==> flow/design.v <==
module jt49_dcrm2 #(parameter sw=8) (
    input                clk,
    input                cen,
    input                rst,
    input         [sw-1:0]  din,
    output signed [sw-1:0]  dout
);
localparam dw=10;  
reg  signed [sw+dw:0] integ, exact, error;
reg  signed [sw:0] pre_dout;
reg signed [sw:0] q;
always @(*) begin
    exact = integ+error;
    q = exact[sw+dw:dw];
    pre_dout  = { 1'b0, din } - q;
end
assign dout = pre_dout[sw-1:0];
always @(posedge clk)
    if( rst ) begin
        integ <= {sw+dw+1{1'b0}};
        error <= {sw+dw+1{1'b0}};
    end else if( cen ) begin
        integ <= integ + pre_dout;  
        error <= exact-{q, {dw{1'b0}}};
    end
endmodule
module iir_1st_order
#(
	parameter COEFF_WIDTH = 18,
	parameter COEFF_SCALE = 15,
	parameter DATA_WIDTH  = 16,
	parameter COUNT_BITS  = 10
)
(
	input clk,
	input reset,
	input [COUNT_BITS - 1 : 0] div,
	input signed [COEFF_WIDTH - 1 : 0] A2, B1, B2,
   input signed [DATA_WIDTH - 1 :0] in,
   output [DATA_WIDTH - 1:0] out
);
	reg signed [DATA_WIDTH-1:0] x0,x1,y0;
	reg signed [DATA_WIDTH + COEFF_WIDTH - 1 : 0] out32;
	reg [COUNT_BITS - 1:0] count;
	assign out = y0;
	always @ (*) begin
		out32 <= (B1*x0 + B2*x1) - A2*y0;  
	end
	always @ (posedge clk) begin
		if(reset) begin
			count <= 0;
			x0 <= 0;
			x1 <= 0;
			y0 <= 0;
		end
		else begin
			count <= count + 1'd1;
			if (count == div - 1) begin
					count <= 0;
					y0 <= {out32[DATA_WIDTH + COEFF_WIDTH - 1] , out32[COEFF_SCALE + DATA_WIDTH - 2 : COEFF_SCALE]};
					x1 <= x0;
					x0 <= in;
			end
		end
	end
endmodule  
module iir_2nd_order
#(
	parameter COEFF_WIDTH = 18,
	parameter COEFF_SCALE = 14,
	parameter DATA_WIDTH  = 16,
	parameter COUNT_BITS  = 10
)
(
	input clk,
	input reset,
	input [COUNT_BITS - 1 : 0] div,
	input signed [COEFF_WIDTH - 1 : 0] A2, A3, B1, B2, B3,
   input signed [DATA_WIDTH - 1 : 0] in,
   output [DATA_WIDTH - 1 : 0] out
);
	reg signed [DATA_WIDTH-1 : 0] x0,x1,x2;
	reg signed [DATA_WIDTH-1 : 0] y0,y1;
	reg signed [(DATA_WIDTH + COEFF_WIDTH - 1) : 0] out32;
	reg [COUNT_BITS : 0] count;
	assign out = y0;
	always @ (*) begin
		out32 <= (B1*x0 + B2*x1 + B3*x2) - (A2*y0 + A3*y1);  
	end
	always @ (posedge clk) begin
		if(reset) begin
			count <=  0;
			x0 <= 0;
			x1 <= 0;
			x2 <= 0;
			y0 <= 0;
			y1 <= 0; 
		end
		else begin
			count <= count + 1'd1;
			if (count == div - 1) begin
					count <= 0;
					y1 <= y0;
					y0 <= {out32[DATA_WIDTH + COEFF_WIDTH - 1] , out32[(DATA_WIDTH + COEFF_SCALE - 2) : COEFF_SCALE]};
					x2 <= x1;
					x1 <= x0;
					x0 <= in;
			end
		end
	end
endmodule  
module arkanoid_lpf(
	input clk,
	input reset,
	input signed [15:0] in,
	output signed [15:0] out);
	wire [9:0] div = 10'd256;  
	wire signed [17:0] A2;
	wire signed [17:0] B2;
	wire signed [17:0] B1;
	wire signed [15:0] audio_post_lpf1;
	assign A2 = -18'd18211;
	assign B1 = 18'd7278;
	assign B2 = 18'd7278;
	iir_1st_order lpf6db(.clk(clk),
								.reset(reset),
								.div(div),
								.A2(A2),
								.B1(B1),
								.B2(B2),
								.in(in),
								.out(audio_post_lpf1)); 
	assign out = audio_post_lpf1;
endmodule
module arkanoid_audio
(
	input                clk_48m,
	input                reset,       
	input          [9:0] sound_raw,   
	input                pause,
	input                vol_boost,
	output signed [15:0] sound
);
reg [8:0] div;
always @(posedge clk_48m) begin
	if(!reset)
		div <= 9'd0;
	else
		div <= div + 9'd1;
end
wire dcrm_cen = !div;
wire signed [15:0] sound_dcrm;
jt49_dcrm2 #(16) dcrm
(
	.clk(clk_48m),
	.cen(dcrm_cen),
	.rst(~reset),
	.din({5'd0, sound_raw}),
	.dout(sound_dcrm)
);
wire signed [15:0] sound_filtered;
arkanoid_lpf lpf
(
	.clk(clk_48m),
	.reset(~reset),
	.in(sound_dcrm),
	.out(sound_filtered)
);
assign sound = pause ? 16'd0 : vol_boost ? (sound_filtered <<< 16'd5) : (sound_filtered <<< 16'd4);
endmodule
--- tool output ---
### Tool chain data of arkanoid_audio

Tool output for the design above before and after an edit, in the order of the flow.
Lines under "original" count in the file above, lines under "edited" in the edited file.
"difference": "edited" minus "original" as printed here.
Operators carry their Yosys type and port widths (W data, S select, Z words).
A cell with -- has no value.

* top module: arkanoid_audio
* clock input: clk_48m
* library: sky130hd
* library corner: tt_025C_1v80

### The edit

The edit as a unified diff against the file above.
The edited RTL no longer does the same as the RTL above: the edit was made by script, with no optimisation intended.

```diff
@@ -167,4 +167,4 @@
 	.out(sound_filtered)
 );
-assign sound = pause ? 16'd0 : vol_boost ? (sound_filtered <<< 16'd5) : (sound_filtered <<< 16'd4);
+assign sound = pause ? 16'd0 : (sound_filtered <<< 16'd4);
 endmodule
```

### After elaboration

Counts by Yosys on the flattened word-level netlist (proc, flatten, opt, wreduce; memories kept). Register bits leave out memories and registers merged into their read ports (data or address); mux counts leave out enables and synchronous resets folded into registers. Print and check cells are left out. Cells with the same type and inputs are merged into one.

Storage and ports
* bits in registers: original 121, edited 121, difference 0
* bits in latches: original 0, edited 0, difference 0
* RAM bits: original 0, edited 0, difference 0
* ROM bits: original 0, edited 0, difference 0
* clocked read ports x word width: original 0, edited 0, difference 0
* memories: original 0, edited 0, difference 0
* input port bits: original 14, edited 14, difference 0
* output and inout bits: original 16, edited 16, difference 0
* elaborated cells: original 24, edited 23, difference -1

Cells by class
* $add $sub $neg: original 8, edited 8, difference 0
* multiply operators: original 3, edited 3, difference 0
* div/mod/pow operators: original 0, edited 0, difference 0
* $lt $le $gt $ge: original 0, edited 0, difference 0
* equal/unequal tests: original 1, edited 1, difference 0
* shifts and indexed selects: original 0, edited 0, difference 0
* mux-type cells: original 2, edited 1, difference -1
* bitwise logic cells: original 1, edited 1, difference 0
* reduce/logical cells: original 2, edited 2, difference 0

Operator list
* $mux W16: original 2, edited 1, difference -1

Operator kinds equal on both sides are left out: 14.

### Logic depth

Depth = most cells in a row (Yosys ltp): at word level without a register or memory, in the mapped netlist without a sequential cell, where the memories' decode and read muxes count.

Logic depth
* word-level depth: original 3, edited 3, difference 0
* ABC_AREA: original 0, edited 0
* depth in mapped cells: original 41, edited 40, difference -1
* depth with buffers taken out: original 41, edited 40, difference -1

### After synthesis

The flow's flattened synthesis, as Yosys stat reports it; memories are mapped. The netlist is that of the ABC_AREA named above (0 if unset); the other value can give another one.

Mapped netlist
* cells in the netlist: original 2463, edited 2428, difference -35
* chip area (Yosys) (sq um): original 22181.3, edited 21783.4, difference -397.9
* area of sequential cells (sq um): original 2082.0, edited 2082.0, difference 0.0
* flip-flop cells: original 104, edited 104, difference 0
* buffers: original 47, edited 43, difference -4

Cells by type
* sky130_fd_sc_hd__nand2_1: original 171, edited 190, difference +19
* sky130_fd_sc_hd__a21o_1: original 56, edited 44, difference -12
* sky130_fd_sc_hd__o21ai_0: original 51, edited 41, difference -10
* sky130_fd_sc_hd__mux2i_1: original 20, edited 10, difference -10
* sky130_fd_sc_hd__o21a_1: original 9, edited 17, difference +8
* sky130_fd_sc_hd__nand3_1: original 32, edited 39, difference +7
* sky130_fd_sc_hd__nand4_1: original 20, edited 13, difference -7
* sky130_fd_sc_hd__nand3b_1: original 0, edited 6, difference +6
* sky130_fd_sc_hd__nor2_1: original 117, edited 112, difference -5
* sky130_fd_sc_hd__or3_1: original 17, edited 12, difference -5
* sky130_fd_sc_hd__a21oi_1: original 158, edited 162, difference +4
* sky130_fd_sc_hd__xnor2_1: original 109, edited 113, difference +4
* sky130_fd_sc_hd__nor4_1: original 6, edited 2, difference -4
* sky130_fd_sc_hd__o2111ai_1: original 0, edited 4, difference +4
* sky130_fd_sc_hd__a31oi_1: original 11, edited 8, difference -3
* sky130_fd_sc_hd__o21ai_1: original 7, edited 4, difference -3
* sky130_fd_sc_hd__or2_2: original 4, edited 7, difference +3
* sky130_fd_sc_hd__and2_2: original 3, edited 0, difference -3

Cell types equal on both sides are left out: 18.
The list need not be complete.
By module: a second synthesis without flattening, with its own total; a netlist apart from the flattened one above.

Second synthesis, totals
* cell total of the unflattened synthesis: original 4175, edited 4169, difference -6
* area total of the unflattened synthesis (sq um): original 38824.7, edited 38738.4, difference -86.3

Each row is one instance without its submodules.

Modules, original
* iir_1st_order: instances 1, cells 3635, area 34365.5 sq um, sequential area 1161.1 sq um
* jt49_dcrm2 (sw=16): instances 1, cells 464, area 3861.2 sq um, sequential area 740.7 sq um
* arkanoid_audio: instances 1, cells 74, area 590.6 sq um, sequential area 180.2 sq um
* arkanoid_lpf: instances 1, cells 2, area 7.5 sq um, sequential area 0.0 sq um

Modules, edited
* iir_1st_order: instances 1, cells 3641, area 34359.2 sq um, sequential area 1161.1 sq um
* jt49_dcrm2 (sw=16): instances 1, cells 464, area 3861.2 sq um, sequential area 740.7 sq um
* arkanoid_audio: instances 1, cells 62, area 510.5 sq um, sequential area 180.2 sq um
* arkanoid_lpf: instances 1, cells 2, area 7.5 sq um, sequential area 0.0 sq um

### Path before layout

Path of least setup slack by OpenSTA after synthesis, without wires, with an ideal clock, recovery checks aside; 20% of the period is set as input and as output delay. Where synthesis merged equal registers, the netlist keeps one of their names.

Path post-synthesis
* kind: original flip-flop to flip-flop, edited flip-flop to flip-flop
* from: original reg lpf.lpf6db.x0[8], edited reg lpf.lpf6db.x0[1]
* to: original reg lpf.lpf6db.y0[15], edited reg lpf.lpf6db.y0[15]
* clock period (ps): original 20000, edited 20000, difference 0
* library setup time (ps): original 86, edited 86, difference 0
* launch time at the first pin (ps): original 0, edited 0, difference 0
* arrival time (ps): original 9374, edited 9373, difference -1
* data required time (ps): original 19914, edited 19914, difference 0
* path slack (ps): original 10541, edited 10542, difference +1
* delay of the path (ps): original 9460, edited 9459, difference -1
* stages: original 38, edited 38, difference 0
* buffers on the path: original 0, edited 0, difference 0
* period reached after synthesis (ps): original 9459, edited 9458, difference -1

"delay of the path" = arrival - input delay + setup time.
"stages": output pins that drive a net of the path, with the launching flip-flop's if there is one; two outputs of one cell count as two.
"period reached after synthesis" = period - worst setup slack (recovery checks aside). The figure is calculated, with input and output delays left at 20% of the set period.
The rows between start and end are the longest chain of elaborated cells between them; the timing report does not say that the signal goes this way. Where chains are equally long, one stands for them.
Each line given opens the expression or statement behind the cell; cells for indexed reads and writes are added by Yosys, which also makes memories of some case tables.

On the way, post-synthesis, original:
* path through: sky130_fd_sc_hd__dfxtp_1 -> sky130_fd_sc_hd__ha_1 -> sky130_fd_sc_hd__inv_1 -> sky130_fd_sc_hd__fa_1 -> sky130_fd_sc_hd__fa_1 -> sky130_fd_sc_hd__fa_1 -> sky130_fd_sc_hd__fa_1 -> sky130_fd_sc_hd__inv_1 -> sky130_fd_sc_hd__ha_1 -> sky130_fd_sc_hd__a21o_1 -> sky130_fd_sc_hd__a21oi_1 -> sky130_fd_sc_hd__a21boi_0 -> sky130_fd_sc_hd__a311o_1 -> sky130_fd_sc_hd__a31o_2 -> sky130_fd_sc_hd__a21oi_1 -> sky130_fd_sc_hd__nand2b_1 -> sky130_fd_sc_hd__o32ai_1 -> sky130_fd_sc_hd__nor2_1 -> [2 not listed] -> sky130_fd_sc_hd__fa_1 -> sky130_fd_sc_hd__fa_1 -> sky130_fd_sc_hd__inv_1 -> sky130_fd_sc_hd__fa_1 -> sky130_fd_sc_hd__inv_1 -> sky130_fd_sc_hd__fa_1 -> sky130_fd_sc_hd__fa_1 -> sky130_fd_sc_hd__inv_1 -> sky130_fd_sc_hd__ha_1 -> sky130_fd_sc_hd__a21o_1 -> sky130_fd_sc_hd__a21o_1 -> sky130_fd_sc_hd__a21o_1 -> sky130_fd_sc_hd__a21o_1 -> sky130_fd_sc_hd__a21o_1 -> sky130_fd_sc_hd__a21oi_1 -> sky130_fd_sc_hd__o31ai_1 -> sky130_fd_sc_hd__xnor2_1 -> sky130_fd_sc_hd__a211oi_1
* length of the longest elaborated chain: 3
* elaborated cells on any way between the ends: 3
* source lines of those cells: 1
* those cells by class: 2 x add/sub; 1 x mul

Ends and longest elaborated chain, post-synthesis, original
* start, declared: RTL line 42 `reg signed [DATA_WIDTH-1:0] x0,x1,y0;`
* start, assigned: RTL line 52 `x0 <= 0;`
* start, assigned: RTL line 62 `x0 <= in;`
* $mul A13 B16 Y29: RTL line 47 `out32 <= (B1*x0 + B2*x1) - A2*y0;`
* $add A30 B30 Y31: RTL line 47
* $sub A31 B32 Y33: RTL line 47
* end, assigned: RTL line 54 `y0 <= 0;`
* end, assigned: RTL line 60 `y0 <= {out32[DATA_WIDTH + COEFF_WIDTH - 1] , out32[COEFF_SCALE + DATA_WIDTH - 2 : COEFF_SCALE]};`
* end, declared: RTL line 42

On the way, post-synthesis, edited:
* path through: sky130_fd_sc_hd__dfxtp_1 -> sky130_fd_sc_hd__ha_1 -> sky130_fd_sc_hd__xor2_1 -> sky130_fd_sc_hd__ha_1 -> sky130_fd_sc_hd__or2_2 -> sky130_fd_sc_hd__ha_1 -> sky130_fd_sc_hd__ha_1 -> sky130_fd_sc_hd__ha_1 -> sky130_fd_sc_hd__ha_1 -> sky130_fd_sc_hd__fa_1 -> sky130_fd_sc_hd__a21o_1 -> sky130_fd_sc_hd__a21oi_1 -> sky130_fd_sc_hd__o21bai_1 -> sky130_fd_sc_hd__a21oi_2 -> sky130_fd_sc_hd__a221oi_1 -> sky130_fd_sc_hd__a2111oi_1 -> sky130_fd_sc_hd__o21ai_1 -> sky130_fd_sc_hd__a211o_1 -> [2 not listed] -> sky130_fd_sc_hd__inv_1 -> sky130_fd_sc_hd__fa_1 -> sky130_fd_sc_hd__fa_1 -> sky130_fd_sc_hd__fa_1 -> sky130_fd_sc_hd__fa_1 -> sky130_fd_sc_hd__fa_1 -> sky130_fd_sc_hd__inv_1 -> sky130_fd_sc_hd__ha_1 -> sky130_fd_sc_hd__a21o_1 -> sky130_fd_sc_hd__a21oi_1 -> sky130_fd_sc_hd__o21bai_1 -> sky130_fd_sc_hd__a21o_1 -> sky130_fd_sc_hd__a21o_1 -> sky130_fd_sc_hd__a21o_1 -> sky130_fd_sc_hd__a21oi_1 -> sky130_fd_sc_hd__o41ai_1 -> sky130_fd_sc_hd__xnor2_1 -> sky130_fd_sc_hd__a211oi_1
* length of the longest elaborated chain: 3
* elaborated cells on any way between the ends: 3
* source lines of those cells: 1
* those cells by class: 2 x add/sub; 1 x mul

Ends and longest elaborated chain, post-synthesis, edited
* start, declared: RTL line 42 `reg signed [DATA_WIDTH-1:0] x0,x1,y0;`
* start, assigned: RTL line 52 `x0 <= 0;`
* start, assigned: RTL line 62 `x0 <= in;`
* $mul A13 B16 Y29: RTL line 47 `out32 <= (B1*x0 + B2*x1) - A2*y0;`
* $add A30 B30 Y31: RTL line 47
* $sub A31 B32 Y33: RTL line 47
* end, assigned: RTL line 54 `y0 <= 0;`
* end, assigned: RTL line 60 `y0 <= {out32[DATA_WIDTH + COEFF_WIDTH - 1] , out32[COEFF_SCALE + DATA_WIDTH - 2 : COEFF_SCALE]};`
* end, declared: RTL line 42

### Timing after layout

From the final timing report of each run of pair 1: the path of least setup slack in the routed layout; clock arrival at registers is part of the times.
The report prints the path's times to 10 ps; the period is as set.

Path after layout
* kind: original flip-flop to flip-flop, edited flip-flop to flip-flop
* from: original reg lpf.lpf6db.x0[8], edited reg lpf.lpf6db.x0[1]
* to: original reg lpf.lpf6db.y0[15], edited reg lpf.lpf6db.y0[15]
* clock period (ps): original 10300, edited 10300, difference 0
* library setup time (ps): original 80, edited 80, difference 0
* launch time at the first pin (ps): original 390, edited 380, difference -10
* arrival time (ps): original 10150, edited 10150, difference 0
* data required time (ps): original 10610, edited 10600, difference -10
* path slack (ps): original 470, edited 460, difference -10
* stages: original 38, edited 35, difference -3
* buffers on the path: original 0, edited 0, difference 0

The rows between start and end are the longest chain of elaborated cells between them; the timing report does not say that the signal goes this way. Where chains are equally long, one stands for them.

On the way, after layout, original:
* path through: sky130_fd_sc_hd__dfxtp_1 -> sky130_fd_sc_hd__ha_1 -> sky130_fd_sc_hd__inv_1 -> sky130_fd_sc_hd__fa_1 -> sky130_fd_sc_hd__fa_1 -> sky130_fd_sc_hd__inv_1 -> sky130_fd_sc_hd__fa_1 -> sky130_fd_sc_hd__inv_1 -> sky130_fd_sc_hd__fa_1 -> sky130_fd_sc_hd__inv_1 -> sky130_fd_sc_hd__ha_1 -> sky130_fd_sc_hd__a211oi_1 -> sky130_fd_sc_hd__o211a_1 -> sky130_fd_sc_hd__o31ai_2 -> sky130_fd_sc_hd__a31oi_2 -> sky130_fd_sc_hd__nor2b_1 -> sky130_fd_sc_hd__o21ai_2 -> sky130_fd_sc_hd__o21ai_0 -> [2 not listed] -> sky130_fd_sc_hd__inv_1 -> sky130_fd_sc_hd__fa_1 -> sky130_fd_sc_hd__fa_1 -> sky130_fd_sc_hd__fa_1 -> sky130_fd_sc_hd__fa_1 -> sky130_fd_sc_hd__fa_1 -> sky130_fd_sc_hd__inv_1 -> sky130_fd_sc_hd__ha_2 -> sky130_fd_sc_hd__a21o_1 -> sky130_fd_sc_hd__a21o_1 -> sky130_fd_sc_hd__a21o_1 -> sky130_fd_sc_hd__a21o_1 -> sky130_fd_sc_hd__a21o_1 -> sky130_fd_sc_hd__a21o_1 -> sky130_fd_sc_hd__a21oi_2 -> sky130_fd_sc_hd__o31ai_1 -> sky130_fd_sc_hd__xnor2_1 -> sky130_fd_sc_hd__a211oi_1
* length of the longest elaborated chain: 3
* elaborated cells on any way between the ends: 3
* source lines of those cells: 1
* those cells by class: 2 x add/sub; 1 x mul

Ends and longest elaborated chain, after layout, original
* start, declared: RTL line 42 `reg signed [DATA_WIDTH-1:0] x0,x1,y0;`
* start, assigned: RTL line 52 `x0 <= 0;`
* start, assigned: RTL line 62 `x0 <= in;`
* $mul A13 B16 Y29: RTL line 47 `out32 <= (B1*x0 + B2*x1) - A2*y0;`
* $add A30 B30 Y31: RTL line 47
* $sub A31 B32 Y33: RTL line 47
* end, assigned: RTL line 54 `y0 <= 0;`
* end, assigned: RTL line 60 `y0 <= {out32[DATA_WIDTH + COEFF_WIDTH - 1] , out32[COEFF_SCALE + DATA_WIDTH - 2 : COEFF_SCALE]};`
* end, declared: RTL line 42

On the way, after layout, edited:
* path through: sky130_fd_sc_hd__dfxtp_2 -> sky130_fd_sc_hd__ha_1 -> sky130_fd_sc_hd__xor2_1 -> sky130_fd_sc_hd__ha_1 -> sky130_fd_sc_hd__or2_2 -> sky130_fd_sc_hd__ha_1 -> sky130_fd_sc_hd__ha_1 -> sky130_fd_sc_hd__fa_1 -> sky130_fd_sc_hd__ha_1 -> sky130_fd_sc_hd__a21o_1 -> sky130_fd_sc_hd__a21oi_1 -> sky130_fd_sc_hd__o21bai_1 -> sky130_fd_sc_hd__a21oi_1 -> sky130_fd_sc_hd__o21ai_1 -> sky130_fd_sc_hd__a21oi_1 -> sky130_fd_sc_hd__o21ai_0 -> sky130_fd_sc_hd__a21o_1 -> sky130_fd_sc_hd__a21oi_1 -> sky130_fd_sc_hd__xnor2_1 -> sky130_fd_sc_hd__fa_1 -> sky130_fd_sc_hd__fa_1 -> sky130_fd_sc_hd__fa_1 -> sky130_fd_sc_hd__inv_1 -> sky130_fd_sc_hd__fa_1 -> sky130_fd_sc_hd__fa_1 -> sky130_fd_sc_hd__fa_1 -> sky130_fd_sc_hd__inv_1 -> sky130_fd_sc_hd__ha_1 -> sky130_fd_sc_hd__nand3_1 -> sky130_fd_sc_hd__o31ai_4 -> sky130_fd_sc_hd__o311a_1 -> sky130_fd_sc_hd__a21oi_1 -> sky130_fd_sc_hd__o41ai_2 -> sky130_fd_sc_hd__xnor2_1 -> sky130_fd_sc_hd__a211oi_1
* length of the longest elaborated chain: 3
* elaborated cells on any way between the ends: 3
* source lines of those cells: 1
* those cells by class: 2 x add/sub; 1 x mul

Ends and longest elaborated chain, after layout, edited
* start, declared: RTL line 42 `reg signed [DATA_WIDTH-1:0] x0,x1,y0;`
* start, assigned: RTL line 52 `x0 <= 0;`
* start, assigned: RTL line 62 `x0 <= in;`
* $mul A13 B16 Y29: RTL line 47 `out32 <= (B1*x0 + B2*x1) - A2*y0;`
* $add A30 B30 Y31: RTL line 47
* $sub A31 B32 Y33: RTL line 47
* end, assigned: RTL line 54 `y0 <= 0;`
* end, assigned: RTL line 60 `y0 <= {out32[DATA_WIDTH + COEFF_WIDTH - 1] , out32[COEFF_SCALE + DATA_WIDTH - 2 : COEFF_SCALE]};`
* end, declared: RTL line 42

### Layout results

Runs of the flow (Yosys, OpenROAD) on both versions; the two runs of a pair have the same settings. The constraints put input and output delay at 20% of the set period each and load the outputs with 0.01 pF.

Settings, pair 1:
* CORE_UTILIZATION: 40
* period_ns: 10.3
* CAP_MARGIN: 20
* CORE_MARGIN: 2
* SLEW_MARGIN: 20

Results, pair 1
* synthesized cell area (sq um): original 22181.3, edited 21783.4, difference -397.9
* overall die area (sq um): original 57353.1, edited 56342.1, difference -1011.0
* standard-cell area of the final layout (sq um): original 23578.9, edited 23298.6, difference -280.3
* utilization in the final report (%): original 42.9, edited 43.3, difference +0.4
* worst setup slack after layout (ps): original 466, edited 456, difference -10
* total negative slack on setup checks (ps): original 0, edited 0, difference 0
* worst hold slack in the final report (ps): original 462, edited 461, difference -1
* total power after layout (mW): original 2.017, edited 2.098, difference +0.081
* clock period achieved (ps): original 9834, edited 9844, difference +10

Settings, pair 2:
* CORE_MARGIN: 9
* CORE_UTILIZATION: 56
* CTS_CLUSTER_DIAMETER: 142
* CTS_CLUSTER_SIZE: 91
* GPL_ROUTABILITY_DRIVEN: 0
* MIN_ROUTING_LAYER: met2
* PLACE_DENSITY_LB_ADDON: 0.27
* period_ns: 15.4
* CAP_MARGIN: 20
* SLEW_MARGIN: 20

Results, pair 2
* synthesized cell area (sq um): original 22181.3, edited 21783.4, difference -397.9
* overall die area (sq um): original 47097.7, edited 46324.0, difference -773.7
* standard-cell area of the final layout (sq um): original 23208.5, edited 22866.9, difference -341.6
* utilization in the final report (%): original 59.6, edited 60.1, difference +0.5
* worst setup slack after layout (ps): original 5078, edited 4689, difference -389
* total negative slack on setup checks (ps): original 0, edited 0, difference 0
* worst hold slack in the final report (ps): original 459, edited 457, difference -2
* total power after layout (mW): original 1.378, edited 1.427, difference +0.049
* clock period achieved (ps): original 10322, edited 10711, difference +389

"clock period achieved": clock period set for the run, less the worst setup slack. It is reckoned from that one timing run; input and output delays stay at 20% of the period that was set.
By "total power after layout" is meant OpenSTA's value without simulated activity: inputs other than the clock are taken to toggle once in ten clock periods, and the tool carries that through the logic.
--- end ---
